==> flow/design.v <==
`timescale 1ns / 1ps
module cla_slice_part(g,p,a,b);
 input a, b;
 output g;  
 output p;  
 assign g = a & b;
 assign p = a ^ b;
endmodule
module CarryPropagateGenerateUnit( g,p,a,b);
	input  [15:0] a,b;
	output [15:0] g,p;
	cla_slice_part s0(g[0],p[0],a[0],b[0]);
	cla_slice_part s1(g[1],p[1],a[1],b[1]);
	cla_slice_part s2(g[2],p[2],a[2],b[2]);
	cla_slice_part s3(g[3],p[3],a[3],b[3]);
	cla_slice_part s4(g[4],p[4],a[4],b[4]);
	cla_slice_part s5(g[5],p[5],a[5],b[5]);
	cla_slice_part s6(g[6],p[6],a[6],b[6]);
	cla_slice_part s7(g[7],p[7],a[7],b[7]);
	cla_slice_part s8(g[8],p[8],a[8],b[8]);
	cla_slice_part s9(g[9],p[9],a[9],b[9]);
	cla_slice_part s10(g[10],p[10],a[10],b[10]);
	cla_slice_part s11(g[11],p[11],a[11],b[11]);
	cla_slice_part s12(g[12],p[12],a[12],b[12]);
	cla_slice_part s13(g[13],p[13],a[13],b[13]);
	cla_slice_part s14(g[14],p[14],a[14],b[14]);
	cla_slice_part s15(g[15],p[15],a[15],b[15]);
endmodule
module SixteenBitSummationUnit(sum,p,carry,cin);
  input [14:0] carry;
  input cin;
  input [15:0] p;
  output [15:0] sum;
  assign sum[0] = p[0] ^ cin;
  assign sum[1] = p[1] ^ carry[0];
  assign sum[2] = p[2] ^ carry[1];
  assign sum[3] = p[3] ^ carry[2];
  assign sum[4] = p[4] ^ carry[3];
  assign sum[5] = p[5] ^ carry[4];
  assign sum[6] = p[6] ^ carry[5];
  assign sum[7] = p[7] ^ carry[6];
  assign sum[8] = p[8] ^ carry[7];
  assign sum[9] = p[9] ^ carry[8];
  assign sum[10] = p[10] ^ carry[9];
  assign sum[11] = p[11] ^ carry[10];
  assign sum[12] = p[12] ^ carry[11];
  assign sum[13] = p[13] ^ carry[12];
  assign sum[14] = p[14] ^ carry[13];
  assign sum[15] = p[15] ^ carry[14];
endmodule
module four_bit_block_cla(P,G,carry,p,g,cin);
	input [3:0] p,g;
	input cin;
	output [2:0] carry;
	output P,G;
	assign	carry[0] = 	g[0] |
											cin & p[0];
	assign	carry[1] =  g[1] |
											g[0] & p[1] |
											cin  &  p[0] & p[1];
	assign	carry[2] =  g[2] |
											g[1] & p[2] |
											g[0] & p [1] & p[2] |
											cin  & p[0] & p[1] & p[2];
	assign	P = p[0] & p[1] & p[2] & p[3];
	assign	G = g[3] | 
							g[2] & p[3] |
							g[1] & p[2] & p[3] |
							g[0] & p[1] & p[2] & p[3];
endmodule
module cla_16_two_level(sum,cout,a,b,cin);
	input [15:0] a, b;
	input cin;
	output [15:0] sum;
	output  cout;
	wire [15:0]   g, p,carry;  
	wire [3:0]  G,P;
	assign carry[3]  = G[0] | cin & P[0];
	assign carry[7]  = G[1] | G[0] & P[1] | cin & P[0] & P[1]; 
	assign carry[11] = G[2] |
										 G[1] & P[2] |
										 G[0] & P[1] & P[2] | 
										 cin  & P[0] & P[1] & P[2];
	assign cout = G[3] |
								G[2] & P[3] |
								G[1] & P[2] & P[3] |
								G[0] & P[1] & P[2] & P[3] |
								cin   & P[0] & P[1] & P[2] & P[3];
	CarryPropagateGenerateUnit   CPGU( g,p,a,b);
	four_bit_block_cla FBBC0(P[0],G[0],carry[2:0],p[3:0],g[3:0],cin);     
	four_bit_block_cla FBBC1(P[1],G[1],carry[6:4],p[7:4],g[7:4],carry[3]);   
	four_bit_block_cla FBBC2(P[2],G[2],carry[10:8],p[11:8],g[11:8],carry[7]);
	four_bit_block_cla FBBC3(P[3],G[3],carry[14:12],p[15:12],g[15:12],carry[11]); 
	SixteenBitSummationUnit TTBSU(sum,p,carry[14:0],cin);
endmodule
`timescale 1ns / 1ps
module xnew2(
	output reg [15:0] x,
	input [15:0] x0,
	input [15:0] y,
	input cin,
	input reset,
	input stop,
	input clk
	);
	wire [15:0] sum,a,b;
	wire cout;	 
	cla_16_two_level alu(sum,cout,a,b,cin);
	assign a=x;
	assign b=cin?(~y):y;
	always @(posedge clk)
	begin
		if(reset)
		begin
			x<=x0;
		end
		else
		begin
			if(!stop)
			begin
				x<=sum;
			end
			else
			begin
				x<=x;
			end
		end
	end
endmodule
`timescale 1ns / 1ps
module ynew2(
	output reg [15:0] y,
	input [15:0] y0,
	input [15:0] x,
	input cin,
	input reset,
	input stop,
	input clk
	);
	wire [15:0] sum,a,b;
	wire cout;	 
	cla_16_two_level alu(sum,cout,a,b,cin);
	assign a=y;
	assign b=cin?(~x):x;
	always @(posedge clk)
	begin
		if(reset)
		begin
			y<=y0;
		end
		else
		begin
			if(!stop)
			begin
				y<=sum;
			end
			else
			begin
				y<=y;
			end
		end	
	end
endmodule
`timescale 1ns / 1ps
module znew2(
	output reg [15:0] z,
	output zsign,
	input [15:0] z0,
	input [15:0] zrom,
	input cin,
	input reset,
	input stop,
	input clk
	);
	wire [15:0] sum,a,b;
	wire cout;	 
	cla_16_two_level alu(sum,cout,a,b,cin);
	assign a=z;
	assign b=cin?(~zrom):zrom;
	always @(posedge clk)
	begin
		if(reset)
		begin
			z<=z0;
		end
		else
		begin
			if(!stop)
				z<=sum;
			else
				z<=z;
		end	
	end
	assign zsign=z[15];
endmodule
`timescale 1ns / 1ps
module datapathnew2(
	output [15:0] x,
	output [15:0] y,
	input [15:0] z0,
	input [3:0] i,
	input reset,
	input stop,
	input clk
	); 
	parameter xinit=16'b0010_0110_1101_1101;	 
	parameter yinit=16'b0;
	reg [15:0] zrom_q;
	wire [15:0] xval,yval,zval;
	wire [15:0] x0,y0;
	wire [15:0] z;
	wire zsign;
	always @(*)
	begin
		case(i)
			4'd0: zrom_q=16'b0011_0010_0100_0011;
			4'd1: zrom_q=16'b0001_1101_1010_1100;
			4'd2: zrom_q=16'b0000_1111_1010_1101;
			4'd3: zrom_q=16'b0000_0111_1111_0101;
			4'd4: zrom_q=16'b0000_0011_1111_1110;
			4'd5: zrom_q=16'b0000_0001_1111_1111;
			4'd6: zrom_q=16'b0000_0000_1111_1111;
			4'd7: zrom_q=16'b0000_0000_0111_1111;
			4'd8: zrom_q=16'b0000_0000_0011_1111;
			4'd9: zrom_q=16'b0000_0000_0001_1111;
			4'd10: zrom_q=16'b0000_0000_0000_1111;
			4'd11: zrom_q=16'b0000_0000_0000_0111;
			4'd12: zrom_q=16'b0000_0000_0000_0011;
			4'd13: zrom_q=16'b0000_0000_0000_0001;
			4'd14: zrom_q=16'b0;
			4'd15: zrom_q=16'b0;
			default: zrom_q=16'b0;
		endcase
	end
	xnew2 xmod(x,x0,yval,xcin,reset,stop,clk);
	ynew2 ymod(y,y0,xval,ycin,reset,stop,clk);
	znew2 zmod(z,zsign,z0,zval,zcin,reset,stop,clk);
	assign x0=xinit;
	assign y0=yinit;
	assign xval=$signed(x)>>>i;
	assign yval=$signed(y)>>>i;
	assign zval=zrom_q;
	assign xcin=zsign?1'b0:1'b1;
	assign ycin=zsign?1'b1:1'b0;
	assign zcin=zsign?1'b0:1'b1;
endmodule
`timescale 1ns / 1ps
module cordic_sincos(
	input clk,
	input rst,
	input start,
	input [15:0] z0,
	output ready,
	output reg done,
	output [15:0] x,
	output [15:0] y
	);
	reg busy;
	reg [3:0] cnt;
	wire load;
	assign ready = ~busy;
	assign load = rst | (start & ~busy);
	always @(posedge clk)
	begin
		if(rst)
		begin
			busy <= 1'b0;
			cnt <= 4'd0;
			done <= 1'b0;
		end
		else
		begin
			done <= 1'b0;
			if(!busy)
			begin
				cnt <= 4'd0;
				if(start)
					busy <= 1'b1;
			end
			else
			begin
				cnt <= cnt + 4'd1;
				if(cnt == 4'd15)
				begin
					busy <= 1'b0;
					done <= 1'b1;
				end
			end
		end
	end
	datapathnew2 dp(x,y,z0,cnt,load,~busy,clk);
endmodule
## Reports on cordic_sincos

What the tools print for cordic_sincos, step after step.
Lines are those of the file above, counted from 1.
Cell names lack the library's common part.
A cell with - has no value.

- Top module: cordic_sincos
- Clock: clk
- Standard-cell library: sky130hd
- Corner: tt_025C_1v80

## Word-level counts

Counts by Yosys on the flattened word-level netlist (proc, flatten, opt, wreduce; memories kept). Print and check cells are left out. Cells with the same type and inputs are merged into one.
Memory sizes are those after Yosys's memory passes, which may raise the word count (mostly to a power of two), join words into wider ones and drop unused or constant bits.

- Input bits: 19
- Elaborated cells: 433
- Output and inout port bits: 34
- Bits in registers: 54
- Memories kept: 1
- Memory bits (read-only): 224
- Word width x clocked read ports: 14

Memories:

| name | depth | bits a word | rd ports | write ports | RTL line | text |
|---|---|---|---|---|---|---|
| (no name shown) | 16 | 14 | 1 | 0 | 215 | `case(i)` |

- Bitwise operators: 408
- Eq/ne operators: 1
- Muxes and demuxes: 12
- Add/subtract/negate cells: 1
- Reduce/logical cells: 2
- Shifts and indexed selects: 2

Operators with widths:

| operator | number |
|---|---|
| 1-bit bitwise AND | 190 |
| 1-bit bitwise OR | 118 |
| 1-bit bitwise XOR | 96 |
| 16-bit two-way mux | 5 |
| 16-bit NOT | 3 |
| 16-bit by 4-bit >>> shifter with 16-bit output | 2 |
| 1-bit two-way mux | 6 |
| 4-bit by 1-bit adder with 4-bit output (second input constant) | 1 |
| 4-bit equality test (second input constant) | 1 |
| 4-bit two-way mux | 1 |
| 2-bit nonzero test | 1 |
| 2-bit OR reduction | 1 |
| 1-bit NOT | 1 |

## Longest topological paths

Longest topological path by Yosys (ltp), each cell counted once; first at word level (registers and memories cut), then after technology mapping (sequential cells cut; the memories' decode and read muxes count).

- Depth after elaboration: 18
- ABC_AREA: 0
- Gate-level depth with buffers: 24

## Mapped cells and area

Source: synth_stat.txt of the flow (Yosys; design flattened, memories mapped). It holds for the ABC_AREA given above (unset counts as 0); a run with the other value may have another netlist.
Totals and module areas in this step are rounded.

Cells by type:

| type | number |
|---|---|
| dfxtp_1 | 52 |
| ha_1 | 62 |
| xnor2_1 | 61 |
| edfxtp_1 | 16 |
| mux4_2 | 15 |
| o21ai_0 | 58 |
| mux2i_1 | 28 |
| nand2_1 | 69 |
| buf_4 | 33 |
| a21oi_1 | 39 |
| fa_1 | 9 |
| xor2_1 | 16 |
| o21a_1 | 18 |
| inv_1 | 34 |
| nor2_1 | 34 |
| mux2_2 | 10 |
| mux4_1 | 4 |
| a21o_1 | 13 |

Not listed: further types 36, cells in them 124.

- Area of sequential cells: 1500 µm²
- Flip-flops: 68
- Buffers: 68
- Standard cells after synthesis: 695
- Cell area after synthesis: 6300 µm²

The figures by module come from a second, unflattened synthesis with its own total; it is not the netlist above.

- Cells (unflattened synthesis): 591
- Area total of the unflattened synthesis: 6300 µm²

Each row is one instance without its submodules.

By module:

| module | cells | instances | sequential area (µm²) | area (µm²) |
|---|---|---|---|---|
| datapathnew2 | 177 | 1 | 0.0 | 1500 |
| znew2 | 54 | 1 | 480 | 900 |
| xnew2 | 53 | 1 | 480 | 890 |
| ynew2 | 53 | 1 | 480 | 890 |
| four_bit_block_cla | 10 | 12 | 0.0 | 58 |
| cla_slice_part | 1 | 48 | 0.0 | 13 |
| SixteenBitSummationUnit | 16 | 3 | 0.0 | 140 |
| cordic_sincos | 23 | 1 | 120 | 230 |
| cla_16_two_level | 5 | 3 | 0.0 | 39 |
| CarryPropagateGenerateUnit | 0 | 3 | 0.0 | 0.0 |

## Worst setup path after synthesis

OpenSTA on the mapped netlist: ideal clock, no wires. The path of least setup slack (recovery checks aside). Input and output delay are each 20% of the period. Register names are those of the netlist, which keeps one name where synthesis merged equal registers.

- Kind: register to register
- Start: register cnt[0]
- End: register dp.ymod.y[15]
- Path slack: 0.324 ns
- Data arrival time: 4.548 ns
- Stages on the path: 21
- Period: 5.0 ns
- Setup time: 0.127 ns
- Path delay: 4.675 ns
- Synthesis period reached: 4.676 ns

"path delay" = arrival - input delay + setup time.
"stages on the path" counts driving pins, that of a launching flip-flop among them; a cell with two outputs on the path counts twice.
"synthesis period reached" = period - worst setup slack (recovery checks aside). The figure is calculated, with input and output delays left at 20% of the set period.
At most two assigning lines are given for a register; there are more.

- Path through: dfxtp_1 > buf_6 > buf_12 > buf_4 > mux4_2 > mux4_2 > xnor2_1 > ha_1 > and3_1 > a221oi_1 > o21ai_0 > a21oi_1 > nor2_1 > o32a_1 > ha_1 > o21a_1 > o21ai_0 > nand2b_1 > xnor2_1 > a21oi_1 > nor2_1

RTL lines, path post-synthesis:

| item | RTL line | text |
|---|---|---|
| from (decl) | 259 | `reg [3:0] cnt;` |
| from (assign) | 268 | `cnt <= 4'd0;` |
| from (assign) | 282 | `cnt <= cnt + 4'd1;` |
| to (assign) | 149 | `y<=y0;` |
| to (assign) | 155 | `y<=sum;` |
| to (decl) | 132 | `output reg [15:0] y,` |

Chain of elaborated cells between the ends: none given.

## Timing after layout

From the final timing report of record 1: the path of least setup slack in the routed layout; clock arrival at registers is part of the times.

- Kind: register to register
- Start: register cnt[0]
- End: register dp.ymod.y[15]
- Data arrival time: 4.61 ns
- Setup time: 0.14 ns
- Stages on the path: 20
- Period: 3.63 ns
- Path slack: -0.77 ns

At most two assigning lines are given for a register; there are more.

- Path through: dfxtp_4 > buf_12 > buf_12 > mux4_2 > mux4_2 > xnor2_2 > ha_1 > and3_4 > a221oi_4 > o21ai_2 > a21oi_2 > nor2_2 > o32a_1 > ha_2 > o21a_1 > o21ai_2 > nand2b_1 > xnor2_1 > a21oi_1 > nor2_1

RTL lines, path post-layout:

| item | RTL line | text |
|---|---|---|
| from (decl) | 259 | `reg [3:0] cnt;` |
| from (assign) | 268 | `cnt <= 4'd0;` |
| from (assign) | 282 | `cnt <= cnt + 4'd1;` |
| to (assign) | 149 | `y<=y0;` |
| to (assign) | 155 | `y<=sum;` |
| to (decl) | 132 | `output reg [15:0] y,` |

Chain of elaborated cells between the ends: none given.

Stored flow runs of cordic_sincos (4 of them; Yosys, OpenROAD, sky130hd). They differ in their settings and are not a sequence. Constraints: input delay and output delay 20% of the set period each, output load 0.01 pF.
By "achieved clock period" is meant the clock period of the run minus its worst setup slack. This is arithmetic on one report: input and output delays are still those of the set period (20% each).
"time of the worst setup path": the worst setup path's part of the clock period (all of it between registers, 20% less for each end at a port) less its slack. A launch clock that arrives late makes it longer, a capture clock that arrives late makes it shorter.
"total power of the final layout" is the tool's figure for a default switching activity; nothing was simulated.
The measured numbers are rounded.
Settings: . = not set for that run.

| name | record 1 | record 2 | record 3 | record 4 |
|---|---|---|---|---|
| ABC_AREA | 0 | . | 0 | . |
| CAP_MARGIN | 20 | 20 | 20 | 5 |
| CELL_PAD_IN_SITES_DETAIL_PLACEMENT | 2 | . | 2 | . |
| CELL_PAD_IN_SITES_GLOBAL_PLACEMENT | 0 | . | 0 | 0 |
| CORE_ASPECT_RATIO | 1.51 | . | 1.51 | . |
| CORE_MARGIN | 2 | 7 | 2 | 2 |
| CORE_UTILIZATION | 16 | 55 | 16 | 66 |
| CTS_CLUSTER_DIAMETER | 293 | 22 | 293 | 255 |
| CTS_CLUSTER_SIZE | 17 | . | 17 | . |
| GPL_TIMING_DRIVEN | 0 | . | 0 | 1 |
| MAX_ROUTING_LAYER | met4 | . | met4 | met5 |
| MIN_ROUTING_LAYER | met1 | met2 | met1 | met1 |
| PLACE_DENSITY_LB_ADDON | 0.19 | . | 0.19 | 0.3 |
| TNS_END_PERCENT | 95 | 45 | 95 | . |
| period_ns | 3.63 | 3.24 | 3.63 | 4.74 |
| SLEW_MARGIN | 20 | 20 | 10 | 20 |
| GPL_ROUTABILITY_DRIVEN | . | 1 | 0 | . |
| HOLD_SLACK_MARGIN | . | 0.21 | . | . |
| SETUP_SLACK_MARGIN | . | . | . | -0.47 |
| standard-cell area of the final layout (µm²) | 8500 | 8600 | 8800 | 6900 |
| setup slack of the worst path (ns) | -0.77 | -0.99 | -0.92 | 0.089 |
| total power of the final layout (µW) | 6500 | 7800 | 6700 | 4000 |
| sum of negative setup slack (ns) | -8.6 | -14 | -11 | 0.000 |
| netlist area reported by Yosys (µm²) | 6300 | 6300 | 6300 | 6300 |
| achieved clock period (ns) | 4.397 | 4.226 | 4.549 | 4.651 |
| die outline area (µm²) | 41000 | 15000 | 41000 | 10000 |
| time of the worst setup path (ns) | 4.40 | 4.23 | 4.55 | 4.65 |
| class of the worst setup path | register to register | register to register | register to register | register to register |
| utilization (%) | 22 | 78 | 22 | 75 |
